==> flow/design.v <==
module ALU(a,b,cmd,res);
input [15:0] a,b;
input [2:0] cmd;
output [15:0] res;
assign res = (cmd==0) ? a+b : 
					(cmd==1) ? a-b : 
					(cmd==2) ? a&b : 
					(cmd==3) ? a|b : 
					(cmd==4) ? a^b : 
					(cmd==5) ? a << b : 
					(cmd==6) ? a >> b : 
					a >>> b;
endmodule
module MUX(sel,a,b,out);
parameter n=16;
input sel;
input [n-1:0] a,b;
output [n-1:0] out;
assign out = sel?b:a;
endmodule
module MUX2(sel,a,b,c,out);
parameter n=16;
input [1:0]sel;
input [n-1:0] a,b,c;
output [n-1:0] out;
assign out = sel==0?a:sel==1?b:c;
endmodule
module adder(a,b,result);
input[15:0] a,b;
output [15:0] result;
assign result = a+b;
endmodule
module sign_extend(in,out);
input [5:0] in;
output [15:0] out;
assign out= {{10{in[5]}},in};
endmodule
module controller(opcode,alu_com,w_en,pc_sel,reg1_data,reg2sel,alu_src,mem_write_en,mem_to_reg);
input [3:0] opcode;
input [15:0] reg1_data;
output reg w_en;
output pc_sel,reg2sel,alu_src,mem_write_en,mem_to_reg;
output reg [2:0] alu_com;
assign pc_sel= (opcode==4'b1100 &&reg1_data==0)?1:0;
assign reg2sel = (opcode==11)?1:0;
assign alu_src = (opcode>=9 && opcode <=11)?1:0;
assign mem_write_en = (opcode==11)?1:0;
assign mem_to_reg = (opcode==10)?0:1;
always@(opcode)begin
	case(opcode)
		1: alu_com=0;
		2: alu_com=1;
		3: alu_com=2;
		4: alu_com=3;
		5: alu_com=4;
		6: alu_com=5;
		7: alu_com=6;
		8: alu_com=7;
		9: alu_com=0;
		10: alu_com=0;
		11: alu_com=0;
		default: alu_com=0;
	endcase
	if(opcode>=1 && opcode <=10)
		w_en=1'b1;
	else
		w_en=1'b0;
end
endmodule
module hazard_detection(opcode,r1_decode,r2_decode,w_decode,w_exec,w_mem,w_wb,stall);
input [2:0] r1_decode,r2_decode,w_decode,w_exec,w_mem,w_wb;
input [3:0] opcode;
output stall;
assign stall = ( opcode >=1 && opcode <= 8)?
				(((r1_decode!=0) &&(r1_decode == w_exec || r1_decode==w_mem || r1_decode == w_wb))||
				((r2_decode!=0)&&( r2_decode == w_exec || r2_decode==w_mem || r2_decode == w_wb))?1:0):
				(( opcode== 9 || opcode==12|| opcode==10)?(((r1_decode!=0)&&(r1_decode == w_exec || r1_decode==w_mem || r1_decode == w_wb))?1:0):
				(( opcode == 11)?((((w_decode!=0)&&(w_decode == w_exec || w_decode==w_mem || w_decode == w_wb))||((r1_decode!=0)&&(r1_decode == w_exec || r1_decode==w_mem || r1_decode == w_wb)))?1:0):0));
endmodule
module forwardingUnit(forward_en,wb_mem,wb_wb,mem_reg,reg1,reg2,wb_reg,
									ex_opcode,mem_opcode,ALUsel1,ALUsel2,stall);
input forward_en,wb_mem,wb_wb;
input[2:0] mem_reg,wb_reg,reg1,reg2;
input [3:0] ex_opcode,mem_opcode;
output[1:0] ALUsel1,ALUsel2;
output stall;
assign ALUsel1 = (forward_en==0)?0: (((reg1!=0)&& (reg1==mem_reg))?1:(((reg1!=0)&&(reg1==wb_reg))?2:0))	;
assign ALUsel2 = (forward_en==0)?0: ( ((ex_opcode>=1 && ex_opcode<=8)||ex_opcode==11)?(((reg2!=0)&& (reg2==mem_reg&&wb_mem==1))?1:((reg2!=0)&&(reg2==wb_reg&&wb_wb==1))?2:0):0);
assign stall = (forward_en==0)?0: (((ex_opcode==10&&mem_opcode==11)||(mem_opcode==10)||(ex_opcode==10&&mem_opcode==10))&&(ALUsel1!=0||ALUsel2!=0))?1:0;	
endmodule
module pc(clk,rst,load,in,out);
input clk,rst,load;
input [15:0] in;
output [15:0]out;
reg [15:0] counter;
always@(posedge clk,posedge rst)begin
	if(rst)begin
		counter<=0;
	end
	else if(load) begin
		counter<=in;
	end
end
assign out = counter;
endmodule
module register(clk,rst,en,in,out);
parameter n=16;
input [n-1:0] in;
input clk,rst,en;
output reg [n-1:0] out;
always@(posedge clk,posedge rst) begin
	if(rst) out<=0;
	else if(en)
		out<=in;
end
endmodule
module fetch_id_reg(clk,rst,en,inst_out,inst_out_reg);
input [15:0] inst_out;
input clk,rst,en;
output reg [15:0] inst_out_reg;
always@(posedge clk,posedge rst)begin
 if(rst) inst_out_reg<=0;
 else if(en)
	inst_out_reg<=inst_out;
end
endmodule
module registerFile(clk,rst,rg_wrt_enable,rg_wrt_dest,rg_wrt_data,
		rg_rd_add1,rg_rd_data1,rg_rd_add2,rg_rd_data2,monitor_addr,monitor_data);
input clk,rst;
integer i;
input rg_wrt_enable;
input [2:0] rg_wrt_dest;
input [15:0] rg_wrt_data;
input [2:0] rg_rd_add1,monitor_addr;
output [15:0] rg_rd_data1;
input [2:0] rg_rd_add2;
output [15:0] rg_rd_data2,monitor_data;
reg [15:0] registers [7:0];
assign rg_rd_data1 = registers[rg_rd_add1];
assign rg_rd_data2 = registers[rg_rd_add2];
assign monitor_data = registers[monitor_addr];
always@(negedge clk)begin
	if(rst) begin
		registers [0] <= 0;
		registers [1] <= 0;
		registers [2] <= 0;
		registers [3] <= 0;
		registers [4] <= 0;
		registers [5] <= 0;
		registers [6] <= 0;
		registers [7] <= 0;
	end
	else if(rg_wrt_enable)begin
		registers[rg_wrt_dest] <= rg_wrt_data;
	end
	registers[0] <= 0;
end
endmodule
module mips16(clk,rst,imem_addr,imem_rdata,dmem_addr,dmem_wdata,dmem_we,dmem_rdata,dbg_raddr,dbg_rdata);
defparam id_ex.n=68;
defparam ex_mem.n=42;
defparam mem_wb.n=37;
input clk,rst;
output [15:0] imem_addr;
input [15:0] imem_rdata;
output [15:0] dmem_addr,dmem_wdata;
output dmem_we;
input [15:0] dmem_rdata;
input [2:0] dbg_raddr;
output [15:0] dbg_rdata;
wire pc_sel,reg2sel,alu_src,mem_write_en,mem_to_reg,enable2,enableBase;
wire [15:0] out_src1,out_src2,pc_out,pc_in,adder_out,sign_ex_out,branch_offset,monitor_regFile,aluIn2,mem_out,write_back_data;
wire [15:0] inst_out,inst_out_reg,rg_rd_data1,rg_rd_data2,alu_out,rg_wrt_data,branch_stall;
wire [2:0] alu_com,rg_wrt_dest,reg2src;
wire [67:0] id_ex_reg_out,id_ex_input,id_ex_next;
wire [41:0] ex_mem_reg_out,ex_mem_input;
wire [36:0] mem_wb_reg_out;
wire [1:0] ALUsel1,ALUsel2;
wire w_en,rg_wrt_enable,stall,reg_enable,memory_stall,forward_en,branch_hazard;
wire ready = 1'b0;
sign_extend ex(inst_out_reg[5:0],sign_ex_out);
adder add_offset(sign_ex_out,pc_out,branch_offset);
adder add1(16'd1,pc_out,adder_out);
MUX pc_mux(pc_sel,adder_out,branch_offset,pc_in);
pc p1(clk,rst,enableBase,pc_in,pc_out);
assign imem_addr = pc_out;
assign inst_out = imem_rdata;
assign branch_stall=inst_out& {16{~pc_sel}};
fetch_id_reg fe_id_reg(clk,rst,enableBase,branch_stall,inst_out_reg);
controller control(inst_out_reg[15:12],alu_com,w_en,pc_sel,rg_rd_data1,reg2sel,alu_src,mem_write_en,mem_to_reg);
hazard_detection hazard_detect(inst_out_reg[15:12],inst_out_reg[8:6],inst_out_reg[5:3],
								inst_out_reg[11:9],id_ex_reg_out[37:35],ex_mem_reg_out[2:0],mem_wb_reg_out[2:0],stall);
MUX #(3) reg2mux(reg2sel,inst_out_reg[5:3],inst_out_reg[11:9],reg2src);
registerFile regFile(clk,rst,rg_wrt_enable,rg_wrt_dest,rg_wrt_data,inst_out_reg[8:6],
				rg_rd_data1,reg2src,rg_rd_data2,dbg_raddr,monitor_regFile);
assign dbg_rdata = monitor_regFile;
assign id_ex_input = {inst_out_reg[15:12],inst_out_reg[8:6],reg2src,mem_to_reg,mem_write_en,alu_src,sign_ex_out,w_en,inst_out_reg[11:9],alu_com,rg_rd_data1,rg_rd_data2};
assign id_ex_next = memory_stall ? {id_ex_reg_out[67:32],out_src1,out_src2} : id_ex_input&{68{reg_enable}};
register id_ex(clk,rst,~ready,id_ex_next,id_ex_reg_out);
forwardingUnit fw(forward_en,ex_mem_reg_out[3],mem_wb_reg_out[3],ex_mem_reg_out[2:0]&{3{ex_mem_reg_out[3]}},id_ex_reg_out[63:61],id_ex_reg_out[60:58],mem_wb_reg_out[2:0]&{3{mem_wb_reg_out[3]}},
									id_ex_reg_out[67:64],ex_mem_reg_out[41:38],ALUsel1,ALUsel2,memory_stall);
MUX2 src2(ALUsel2,id_ex_reg_out[15:0],ex_mem_reg_out[19:4],write_back_data,out_src2);
MUX aluMux(id_ex_reg_out[55],out_src2,id_ex_reg_out[54:39],aluIn2);
MUX2 src1(ALUsel1,id_ex_reg_out[31:16],ex_mem_reg_out[19:4],write_back_data,out_src1);
ALU alu(out_src1,aluIn2,id_ex_reg_out[34:32],alu_out);
assign ex_mem_input = {id_ex_reg_out[67:64],id_ex_reg_out[57:56],out_src2,alu_out,id_ex_reg_out[38],id_ex_reg_out[37:35]};
register ex_mem(clk,rst,~ready,ex_mem_input&{42{~memory_stall}},ex_mem_reg_out);
assign dmem_addr = ex_mem_reg_out[19:4];
assign dmem_wdata = ex_mem_reg_out[35:20];
assign dmem_we = ex_mem_reg_out[36];
assign mem_out = dmem_rdata;
register mem_wb(clk,rst,1'b1,{ex_mem_reg_out[37],mem_out,ex_mem_reg_out[19:0]}&{37{~ready}},mem_wb_reg_out);
MUX wb_mux(mem_wb_reg_out[36],mem_wb_reg_out[35:20],mem_wb_reg_out[19:4],write_back_data);
assign rg_wrt_enable=mem_wb_reg_out[3];
assign rg_wrt_dest = mem_wb_reg_out[2:0];
assign rg_wrt_data = write_back_data;
assign forward_en = 1'b1;
assign branch_hazard = stall & (inst_out_reg[15:12]==4'd12);
assign reg_enable = ~branch_hazard;
assign enable2 = (forward_en==1&&memory_stall==1)?0:1;
assign enableBase = enable2 & reg_enable & ~ready;
endmodule
* From RTL to reports: mips16
Tool output for the design above, in the order of the flow. Line numbers count from 1 in the design file above. Library cell names are shortened. The mark -- stands for no value.
Design: top mips16, clock input clk, library sky130hd, corner tt_025C_1v80

* Elaborated design
Counts by Yosys on the flattened word-level netlist (proc, flatten, opt, wreduce; memories kept). Register bits leave out memories and registers merged into their read ports (data or address); mux counts leave out enables and synchronous resets folded into registers. Print and check cells are left out. Cells with the same type and inputs are merged into one. Yosys's memory passes give these memory sizes; they may raise the number of words (mostly to a power of two), join words into wider ones and drop unused or constant bits.
Storage and ports: register bits 179, RAM bits 128, memory bits (read-only) 48, memory cells 2, input bits 37, output and inout port bits 65, cells after elaboration 151
Cells by class: add/sub/neg operators 4, $lt $le $gt $ge 7, equal/unequal tests 30, shift operators 3, multiplexer cells 41, bitwise logic cells 16, reductions and logical operators 42
Memories:
- regFile.registers | words 8, bits a word 16, line 138 | reg [15:0] registers [7:0];
- (no name shown) | words 16, bits a word 3, line 50 | case(opcode)
Operators with widths (count):
- 16-bit two-way mux | 16
- 68-bit AND | 1
- 42-bit AND | 1
- 3-bit == test | 13
- 16-bit adder | 2
- 16-bit AND | 2
- 4-bit == test (second input constant) | 8
- 32-bit two-way mux | 1
- 1-bit logical AND | 17
- 1-bit by 16-bit adder with 16-bit output (first input constant) | 1
- 16-bit subtractor | 1
- 16-bit OR | 1
- 16-bit XOR | 1
- 16-bit by 16-bit << shifter with 16-bit output | 1
- 16-bit by 16-bit right shift with 16-bit output | 1
- 16-bit by 16-bit >>> shifter with 16-bit output | 1
- 16-bit zero test | 1
- 4-bit less-or-equal comparator (second input constant) | 4
- 1-bit two-way mux | 16
- 3-bit nonzero test | 5
- 1-bit logical OR | 14
- 3-bit == test (second input constant) | 4
- 2-bit two-way mux | 5
- 3-bit two-way mux | 3
- 4-bit by 1-bit >= comparator with 1-bit output (second input constant) | 2
- 3-bit by 2-bit == test with 1-bit output (second input constant) | 2
- 3-bit AND | 2
- 1-bit inverter | 4
Not listed: further kinds 8, cells in them 13.

* Longest topological paths
Depth = most cells in a row (Yosys ltp): at word level without a register or memory, in the mapped netlist without a sequential cell, where the memories' decode and read muxes count.
Depth: depth after elaboration 20, ABC_AREA 0, mapped depth 24, depth with buffers taken out 20

* Mapped cells and area
The flow's flattened synthesis, as Yosys stat reports it; memories are mapped. The netlist is that of the ABC_AREA named above (0 if unset); the other value can give another one.
Synthesis totals: cells in the netlist 1919, synthesis area 19612.6 µm², sequential area 7912.6 µm², mapped flip-flops 297
Cell types:
- dfrtp_1 | count 169, total area 4.23E+03 µm²
- edfxtp_1 | count 112, total area 3.36E+03 µm²
- mux4_2 | count 96, total area 2.16E+03 µm²
- ha_1 | count 77, total area 963.424 µm²
- mux2i_1 | count 94, total area 940.902 µm²
- nor2_1 | count 209, total area 784.502 µm²
- o21ai_0 | count 107, total area 535.514 µm²
- nand2_1 | count 142, total area 533.011 µm²
- a21oi_1 | count 73, total area 365.35 µm²
- xnor2_1 | count 39, total area 341.578 µm²
- o22ai_1 | count 53, total area 331.568 µm²
- dfxtp_1 | count 16, total area 320.307 µm²
- clkbuf_1 | count 83, total area 311.549 µm²
- inv_1 | count 77, total area 289.027 µm²
- buf_4 | count 36, total area 270.259 µm²
- mux2_2 | count 23, total area 258.998 µm²
- xor2_1 | count 23, total area 201.443 µm²
- nand3_1 | count 40, total area 200.192 µm²
Other cell types: 76; their cells: 450. The figures by module come from a second, unflattened synthesis with its own total; it is not the netlist above.
Unflattened totals: cell total of the unflattened synthesis 2178, area total of the unflattened synthesis 24855.1 µm²
Each row is one instance without its submodules.
Modules:
- registerFile | times used 1, cells 468, area 7718.7 µm², seq. area 3683.5 µm²
- ALU | times used 1, cells 587, area 4022.6 µm², seq. area 0.0 µm²
- register #(n=68) | times used 1, cells 145, area 2618.8 µm², seq. area 1701.6 µm²
- mips16 | times used 1, cells 233, area 1886.8 µm², seq. area 0.0 µm²
- register #(n=42) | times used 1, cells 90, area 1769.2 µm², seq. area 1051.0 µm²
- register #(n=37) | times used 1, cells 79, area 1530.2 µm², seq. area 925.9 µm²
- adder | times used 2, cells 98, area 747.0 µm², seq. area 0.0 µm²
- MUX | times used 3, cells 18, area 249.0 µm², seq. area 0.0 µm²
- MUX2 | times used 2, cells 53, area 344.1 µm², seq. area 0.0 µm²
- fetch_id_reg | times used 1, cells 35, area 653.1 µm², seq. area 400.4 µm²
- pc | times used 1, cells 35, area 653.1 µm², seq. area 400.4 µm²
- hazard_detection | times used 1, cells 58, area 409.1 µm², seq. area 0.0 µm²
- forwardingUnit | times used 1, cells 39, area 286.5 µm², seq. area 0.0 µm²
- controller | times used 1, cells 34, area 224.0 µm², seq. area 0.0 µm²
Modules not listed: 2.

Flow measurements of mips16 on sky130hd: 4 stored runs with different settings, listed in no order. Input and output delays are each 20% of the period that was set; the output load is 0.01 pF.

* Stored run 1 | settings: CORE_UTILIZATION 40; period_ns 6.19; CAP_MARGIN 20; CORE_MARGIN 2; SLEW_MARGIN 20 | results: worst setup slack after layout -1.302 ns; utilization after layout 50.8%; sum of negative setup slack -14.331 ns; cell area after synthesis 19612.6 µm²; die footprint 50818.7 µm²
* Stored run 2 | settings: ABC_AREA 1; CELL_PAD_IN_SITES_DETAIL_PLACEMENT 2; CELL_PAD_IN_SITES_GLOBAL_PLACEMENT 1; CORE_MARGIN 5; SETUP_SLACK_MARGIN 0.08; SLEW_MARGIN 5; TNS_END_PERCENT 45; period_ns 11.0; CAP_MARGIN 20; CORE_UTILIZATION 40 | results: worst setup slack after layout 0.665 ns; utilization after layout 46.9%; sum of negative setup slack 0.000 ns; cell area after synthesis 19787.7 µm²; die footprint 54016.7 µm²
* Stored run 3 | settings: ABC_AREA 0; CAP_MARGIN 0; CELL_PAD_IN_SITES_DETAIL_PLACEMENT 2; CELL_PAD_IN_SITES_GLOBAL_PLACEMENT 3; CORE_ASPECT_RATIO 0.73; CORE_MARGIN 8; CORE_UTILIZATION 42; CTS_CLUSTER_DIAMETER 313; CTS_CLUSTER_SIZE 52; GPL_ROUTABILITY_DRIVEN 0; GPL_TIMING_DRIVEN 1; MIN_ROUTING_LAYER met2; SETUP_SLACK_MARGIN 0.97; SLEW_MARGIN 15; TNS_END_PERCENT 55; period_ns 10.5 | results: worst setup slack after layout 0.548 ns; utilization after layout 48.5%; sum of negative setup slack 0.000 ns; cell area after synthesis 19612.6 µm²; die footprint 53953.4 µm²
* Stored run 4 | settings: ABC_AREA 0; CAP_MARGIN 0; CELL_PAD_IN_SITES_DETAIL_PLACEMENT 2; CELL_PAD_IN_SITES_GLOBAL_PLACEMENT 3; CORE_ASPECT_RATIO 0.73; CORE_MARGIN 10; CORE_UTILIZATION 42; CTS_CLUSTER_DIAMETER 313; CTS_CLUSTER_SIZE 40; GPL_ROUTABILITY_DRIVEN 1; GPL_TIMING_DRIVEN 1; SETUP_SLACK_MARGIN 2.82; SLEW_MARGIN 15; TNS_END_PERCENT 55; period_ns 10.5 | results: worst setup slack after layout -0.048 ns; utilization after layout 52.0%; sum of negative setup slack -0.085 ns; cell area after synthesis 19612.6 µm²; die footprint 55847.6 µm²
